==> flow/design.v <==
`timescale 1ns / 1ps
module conv (
input [4:0] stride,
input  conv_enable, 
output reg [18:0] address1 , address2, write_address,
output reg end_reach, full_conv_end, dot_sum_end,
input clk,
input reset,
input [9:0] w1 ,h1,w2,h2,
output reg [9:0] width, height
  );
reg [9:0] H1_index_outer , V1_index_outer ;
reg [5:0]	v1_index_inner , h1_index_inner ;
reg dot_sum_start ;
always @ (posedge clk) begin	 
		if (reset) begin
			H1_index_outer = 0;
			V1_index_outer = 0;
			v1_index_inner = 0;
			h1_index_inner = 0;
			address1 = 0;
			address2 = 0;
			write_address = 0;
			end_reach = 0;
			dot_sum_end = 0;
			dot_sum_start = 1;
			full_conv_end = 0;
			width = 0;
			height = 0;
		end
		else if (conv_enable) begin
				if (dot_sum_start) begin
						v1_index_inner = 0;
						h1_index_inner = 0;
						dot_sum_start = 0;
						dot_sum_end =0;
				end	
				if (!full_conv_end) begin
					address1 = address1 + 2'b01;
					h1_index_inner = h1_index_inner + 2'b01 ;
					if (h1_index_inner == w2) begin			 
						v1_index_inner = v1_index_inner + 1;
						h1_index_inner = 6'b0;								
						address1 = (v1_index_inner + V1_index_outer )* w1 + H1_index_outer;
					end	
					if (v1_index_inner == h2) begin			 
						H1_index_outer = H1_index_outer + stride;
						address1 = V1_index_outer * w1 + H1_index_outer ;
						dot_sum_start = 1;
						dot_sum_end =1;
						v1_index_inner = 6'b0;
					end
					if ((H1_index_outer + w2) > w1	) begin		 
						width = H1_index_outer;
						dot_sum_start = 1;
						V1_index_outer = V1_index_outer + stride;
						H1_index_outer = 10'b0000000000;
						address1 = V1_index_outer * w1;
					end
					if (address1 == h1*w1 ) 		full_conv_end = 1;		 
					if ((address1 + 1) == h1*w1 ) 		height = V1_index_outer + 1;
					address2 = v1_index_inner*w2 + h1_index_inner;
					if (dot_sum_start)	write_address	= write_address + 1;
				end
		end
    end
endmodule 
Memo
Re: synthesis data of conv

From RTL to reports: conv --
Each step is given for the RTL above and for the edited RTL. "before" refers to lines of the RTL above, "after" to lines of the edited file. "difference": "after" minus "before" as printed here. Cell names lack the library's common part. The mark -- stands for no value.
Set-up: design top conv, clock port clk, library sky130hd, library corner tt_025C_1v80

Diff --
Unified diff, file above to edited file. A script made this edit. It changes what the design does and was not meant as an optimisation.
begin of diff
@@ -36,5 +36,5 @@
 						dot_sum_end =0;
 				end	
-				if (!full_conv_end) begin
+				begin
 					address1 = address1 + 2'b01;
 					h1_index_inner = h1_index_inner + 2'b01 ;
end of diff

Elaborated design --
Source: Yosys, flattened and elaborated, memories not mapped. Widths are those after wreduce. Registers that Yosys merges into a memory's read port (data or address) are not register bits. Print and check cells do not count.
Word-level totals:
- register bits after elaboration | before 112, after 112, difference 0
- input port bits | before 48, after 48, difference 0
- word-level cells | before 87, after 75, difference -12
Operators by class:
- add/subtract/negate cells | before 13, after 13, difference 0
- multipliers | before 6, after 6, difference 0
- order comparisons | before 1, after 1, difference 0
- eq/ne operators | before 4, after 4, difference 0
- muxes and demuxes | before 46, after 33, difference -13
- bitwise gates (word level) | before 1, after 0, difference -1
- reduce/logical cells | before 4, after 6, difference +2
Operator list:
- two-way mux 6 bit | before 20, after 15, difference -5
- two-way mux 1 bit | before 11, after 6, difference -5
- AND reduction 2 bit | before 1, after 5, difference +4
- AND reduction 3 bit | before 3, after 0, difference -3
- two-way mux 10 bit | before 9, after 7, difference -2
- two-way mux 19 bit | before 6, after 5, difference -1
- NOT 1 bit | before 1, after 0, difference -1
- nonzero test 2 bit | before 0, after 1, difference +1
Operator kinds equal on both sides are left out: 17.

Depth --
Yosys ltp: most cells in a row. Word level: on the elaborated netlist, between registers, memories and ports. Mapped: between sequential cells and ports; inverters and the memories' decode and read muxes count.
Depth:
- depth in word-level cells | before 23, after 20, difference -3
- ABC_AREA | before 0, after 0
- gate-level depth with buffers | before 53, after 49, difference -4
- mapped depth without buffers | before 42, after 41, difference -1

Netlist --
The flow's flattened synthesis, as Yosys stat reports it; memories are mapped. The netlist is that of the ABC_AREA named above (0 if unset); the other value can give another one.
Synthesis totals:
- cell count | before 2938, after 2950, difference +12
- mapped area (um^2) | before 24113.1, after 24484.7, difference +371.6
- area of sequential cells (um^2) | before 2202.1, after 2202.1, difference 0.0
- flip-flops | before 110, after 110, difference 0
Cells by type:
- nand2_1 | before 358, after 330, difference -28
- xor2_1 | before 79, after 61, difference -18
- xnor2_1 | before 137, after 151, difference +14
- a21oi_1 | before 129, after 118, difference -11
- nor2b_1 | before 19, after 29, difference +10
- mux2_4 | before 0, after 10, difference +10
- clkbuf_1 | before 100, after 109, difference +9
- nand3_1 | before 41, after 33, difference -8
- nor2_1 | before 210, after 217, difference +7
- inv_1 | before 437, after 443, difference +6
- a211oi_1 | before 25, after 19, difference -6
- nand2b_1 | before 24, after 18, difference -6
- a22oi_1 | before 18, after 12, difference -6
- o211ai_1 | before 14, after 8, difference -6
- nand3_2 | before 0, after 6, difference +6
- o21bai_1 | before 28, after 23, difference -5
- nand4_1 | before 17, after 12, difference -5
- buf_4 | before 10, after 5, difference -5
Cell types equal on both sides are left out: 16. Not every row of either side is listed.

Timing after synthesis --
Source: OpenSTA report_checks on the synthesized netlist (no wires, ideal clock, input and output delay 20% of the period each), path of least setup slack; recovery checks are left aside. Register names are those of the netlist, which keeps one name where synthesis merged equal registers.
Timing post-synthesis:
- path kind | before input to register, after input to register
- from | before in w2[5], after in w2[4]
- to | before reg height[0], after reg height[0]
- clock period (ps) | before 11000, after 11000, difference 0
- input delay (ps) | before 2200, after 2200, difference 0
- library setup time (ps) | before 124, after 121, difference -3
- data arrival time (ps) | before 9954, after 10335, difference +381
- slack (ps) | before 922, after 544, difference -378
- path delay (ps) | before 7878, after 8256, difference +378
- stages on the path | before 44, after 42, difference -2
- path buffers | before 7, after 5, difference -2
- synthesis period reached (ps) | before 10078, after 10456, difference +378
"path delay" is the arrival time less input delay plus setup time. "stages on the path": output pins that drive a net of the path, with the launching flip-flop's if there is one; two outputs of one cell count as two. "synthesis period reached" = period - worst setup slack (recovery checks aside). The figure is calculated, with input and output delays left at 20% of the set period. The rows between start and end are the longest chain of elaborated cells between them; the timing report does not say that the signal goes this way. Where chains are equally long, one stands for them. Each line given opens the expression or statement behind the cell; cells for indexed reads and writes are added by Yosys, which also makes memories of some case tables.
On the way, post-synthesis, before: path through clkbuf_1 nand2b_1 or4_4 a21o_1 a2111oi_4 o21ai_1 nor2_1 buf_4 buf_4 mux2i_1 inv_1 ha_1 a21o_1 a21oi_1 o21bai_1 a21oi_1 o21bai_1 a21oi_1 [... 8 more ...] o211ai_1 and2_1 buf_6 clkbuf_1 clkbuf_1 nand3_1 o31a_1 inv_1 ha_1 inv_1 or4_4 xnor2_1 a31oi_1 a2111oi_2 o2111ai_1 buf_6 mux2i_1 nor2_1, cells in the longest elaborated chain 19, elaborated cells between the ends (all ways) 26, RTL lines with such cells 7
RTL lines, path post-synthesis, before:
- start: declaration | RTL line 9 | input [9:0] w1 ,h1,w2,h2,
- equality test 6 x 10 -> 1 bit | RTL line 41 | if (h1_index_inner == w2) begin
- two-way mux 6 bit | RTL line 41
- two-way mux 6 bit | RTL line 38 | if (!full_conv_end) begin
- two-way mux 6 bit | RTL line 31 | else if (conv_enable) begin
- two-way mux 6 bit | RTL line 16 | if (reset) begin
- equality test 6 x 10 -> 1 bit | RTL line 46 | if (v1_index_inner == h2) begin
- two-way mux 10 bit | RTL line 46
- [... 5 more ...]
- two-way mux 19 bit | RTL line 53 | if ((H1_index_outer + w2) > w1 ) begin
- two-way mux 19 bit | RTL line 38
- two-way mux 19 bit | RTL line 31
- two-way mux 19 bit | RTL line 16
- adder 19 x 1 -> 20 bit | RTL line 61 | if ((address1 + 1) == h1*w1 ) height = V1_index_outer + 1;
- equality test 20 bit | RTL line 61
- AND reduction 3 bit
- end: assignment | RTL line 29 | height = 0;
- end: assignment | RTL line 61
- end: declaration | RTL line 10 | output reg [9:0] width, height
On the way, post-synthesis, after: path through buf_6 xor3_1 and4_4 or3_1 buf_2 a21o_1 a221o_1 buf_6 buf_6 nor2_2 mux2i_1 inv_1 ha_1 a21o_1 a21oi_1 o21ai_0 a21oi_1 o21bai_1 [... 6 more ...] nand4_1 nor2_1 a21oi_1 o211ai_1 and2_1 clkbuf_1 or4_4 o211ai_4 inv_1 ha_1 o21ai_1 nor3b_2 and2_2 a221oi_2 a31oi_1 mux2_4 nor4_4 mux2_4, cells in the longest elaborated chain 16, elaborated cells between the ends (all ways) 22, RTL lines with such cells 6
RTL lines, path post-synthesis, after:
- start: declaration | RTL line 9 | input [9:0] w1 ,h1,w2,h2,
- equality test 6 x 10 -> 1 bit | RTL line 41 | if (h1_index_inner == w2) begin
- two-way mux 6 bit | RTL line 41
- two-way mux 6 bit | RTL line 31 | else if (conv_enable) begin
- two-way mux 6 bit | RTL line 16 | if (reset) begin
- equality test 6 x 10 -> 1 bit | RTL line 46 | if (v1_index_inner == h2) begin
- two-way mux 10 bit | RTL line 46
- two-way mux 10 bit | RTL line 31
- [... 2 more ...]
- greater-than comparator 10 bit | RTL line 53 | if ((H1_index_outer + w2) > w1 ) begin
- two-way mux 19 bit | RTL line 53
- two-way mux 19 bit | RTL line 31
- two-way mux 19 bit | RTL line 16
- adder 19 x 1 -> 20 bit | RTL line 61 | if ((address1 + 1) == h1*w1 ) height = V1_index_outer + 1;
- equality test 20 bit | RTL line 61
- AND reduction 2 bit
- end: assignment | RTL line 29 | height = 0;
- end: assignment | RTL line 61
- end: declaration | RTL line 10 | output reg [9:0] width, height

Timing after layout --
From the final timing report of the runs of pair A: the path of least setup slack in the routed layout; clock arrival at registers is part of the times. The path's times are printed in steps of 10 ps; the period is the one set.
Timing after layout:
- path kind | before input to register, after input to register
- from | before in stride[1], after in stride[0]
- to | before reg height[6], after reg height[9]
- clock period (ps) | before 11000, after 11000, difference 0
- input delay (ps) | before 2200, after 2200, difference 0
- library setup time (ps) | before 120, after 100, difference -20
- data arrival time (ps) | before 10720, after 10890, difference +170
- slack (ps) | before 550, after 390, difference -160
- stages on the path | before 33, after 34, difference +1
- path buffers | before 3, after 3, difference 0
The rows between start and end are the longest chain of elaborated cells between them; the timing report does not say that the signal goes this way. Where chains are equally long, one stands for them.
On the way, after layout, before: path through clkdlybuf4s50_1 ha_1 a21o_1 a21oi_1 o21bai_1 a21oi_1 buf_4 nor2_1 xor2_2 nand2_1 fa_1 inv_1 fa_1 fa_1 fa_1 fa_1 ha_1 and2_1 nand2_1 a211oi_1 o31ai_2 nand2_1 a21oi_1 xor2_1 mux2_2 xor2_1 a2111oi_1 a311oi_1 nor4_1 o2111ai_2 buf_12 mux2i_1 nor2_1, cells in the longest elaborated chain 14, elaborated cells between the ends (all ways) 23, RTL lines with such cells 10
RTL lines, path after layout, before:
- start: declaration | RTL line 3 | input [4:0] stride,
- adder 10 x 5 -> 10 bit | RTL line 47 | H1_index_outer = H1_index_outer + stride;
- two-way mux 10 bit | RTL line 46 | if (v1_index_inner == h2) begin
- two-way mux 10 bit | RTL line 38 | if (!full_conv_end) begin
- two-way mux 10 bit | RTL line 31 | else if (conv_enable) begin
- two-way mux 10 bit | RTL line 16 | if (reset) begin
- adder 10 bit | RTL line 53 | if ((H1_index_outer + w2) > w1 ) begin
- greater-than comparator 10 bit | RTL line 53
- two-way mux 19 bit | RTL line 53
- two-way mux 19 bit | RTL line 38
- two-way mux 19 bit | RTL line 31
- two-way mux 19 bit | RTL line 16
- adder 19 x 1 -> 20 bit | RTL line 61 | if ((address1 + 1) == h1*w1 ) height = V1_index_outer + 1;
- equality test 20 bit | RTL line 61
- AND reduction 3 bit
- end: assignment | RTL line 29 | height = 0;
- end: assignment | RTL line 61
- end: declaration | RTL line 10 | output reg [9:0] width, height
On the way, after layout, after: path through clkdlybuf4s50_1 ha_1 fa_1 a21oi_1 nor2_1 nor2_1 buf_4 nor2b_1 o21ai_1 inv_1 nand3_1 xnor2_2 nand2_1 fa_1 inv_1 fa_1 fa_1 fa_1 fa_1 ha_1 and4_1 or3b_2 a31oi_1 o22ai_1 xor2_1 o221ai_1 nor3b_2 nand4b_1 o31a_1 a21oi_1 o221ai_1 nor4_4 buf_12 mux2_4, cells in the longest elaborated chain 12, elaborated cells between the ends (all ways) 20, RTL lines with such cells 9
RTL lines, path after layout, after:
- start: declaration | RTL line 3 | input [4:0] stride,
- adder 10 x 5 -> 10 bit | RTL line 47 | H1_index_outer = H1_index_outer + stride;
- two-way mux 10 bit | RTL line 46 | if (v1_index_inner == h2) begin
- two-way mux 10 bit | RTL line 31 | else if (conv_enable) begin
- two-way mux 10 bit | RTL line 16 | if (reset) begin
- adder 10 bit | RTL line 53 | if ((H1_index_outer + w2) > w1 ) begin
- greater-than comparator 10 bit | RTL line 53
- two-way mux 19 bit | RTL line 53
- two-way mux 19 bit | RTL line 31
- two-way mux 19 bit | RTL line 16
- adder 19 x 1 -> 20 bit | RTL line 61 | if ((address1 + 1) == h1*w1 ) height = V1_index_outer + 1;
- equality test 20 bit | RTL line 61
- AND reduction 2 bit
- end: assignment | RTL line 29 | height = 0;
- end: assignment | RTL line 61
- end: declaration | RTL line 10 | output reg [9:0] width, height

Layout results --
Both versions went through the flow (Yosys, OpenROAD) with the same settings in each pair. Constraints: input delay and output delay 20% of the set period each, output load 0.01 pF.
Settings, pair A: period_ns 11.0, CAP_MARGIN 20, CORE_MARGIN 2, CORE_UTILIZATION 40, SLEW_MARGIN 20
Final reports, pair A:
- synthesized cell area (um^2) | before 24113.1, after 24484.7, difference +371.6
- full die area (um^2) | before 62262.7, after 63207.0, difference +944.3
- standard-cell area after routing (um^2) | before 27079.7, after 27510.1, difference +430.4
- worst setup slack after layout (ps) | before 555, after 391, difference -164
- sum of negative setup slack (ps) | before 0, after 0, difference 0
- smallest hold slack (ps) | before 462, after 480, difference +18
- clock period achieved (ps) | before 10445, after 10609, difference +164
Settings, pair B: CAP_MARGIN 0, CELL_PAD_IN_SITES_GLOBAL_PLACEMENT 1, CORE_ASPECT_RATIO 0.73, CORE_UTILIZATION 36, CTS_CLUSTER_DIAMETER 192, CTS_CLUSTER_SIZE 59, PLACE_DENSITY 0.57, period_ns 16.8, CORE_MARGIN 2, SLEW_MARGIN 20
Final reports, pair B:
- synthesized cell area (um^2) | before 24113.1, after 24484.7, difference +371.6
- full die area (um^2) | before 69093.1, after 70140.7, difference +1047.6
- standard-cell area after routing (um^2) | before 26611.8, after 26995.9, difference +384.1
- worst setup slack after layout (ps) | before 3588, after 3484, difference -104
- sum of negative setup slack (ps) | before 0, after 0, difference 0
- smallest hold slack (ps) | before 451, after 474, difference +23
- clock period achieved (ps) | before 13212, after 13316, difference +104
By "clock period achieved" is meant the clock period of the run minus its worst setup slack. This is arithmetic on one report: input and output delays are still those of the set period (20% each).
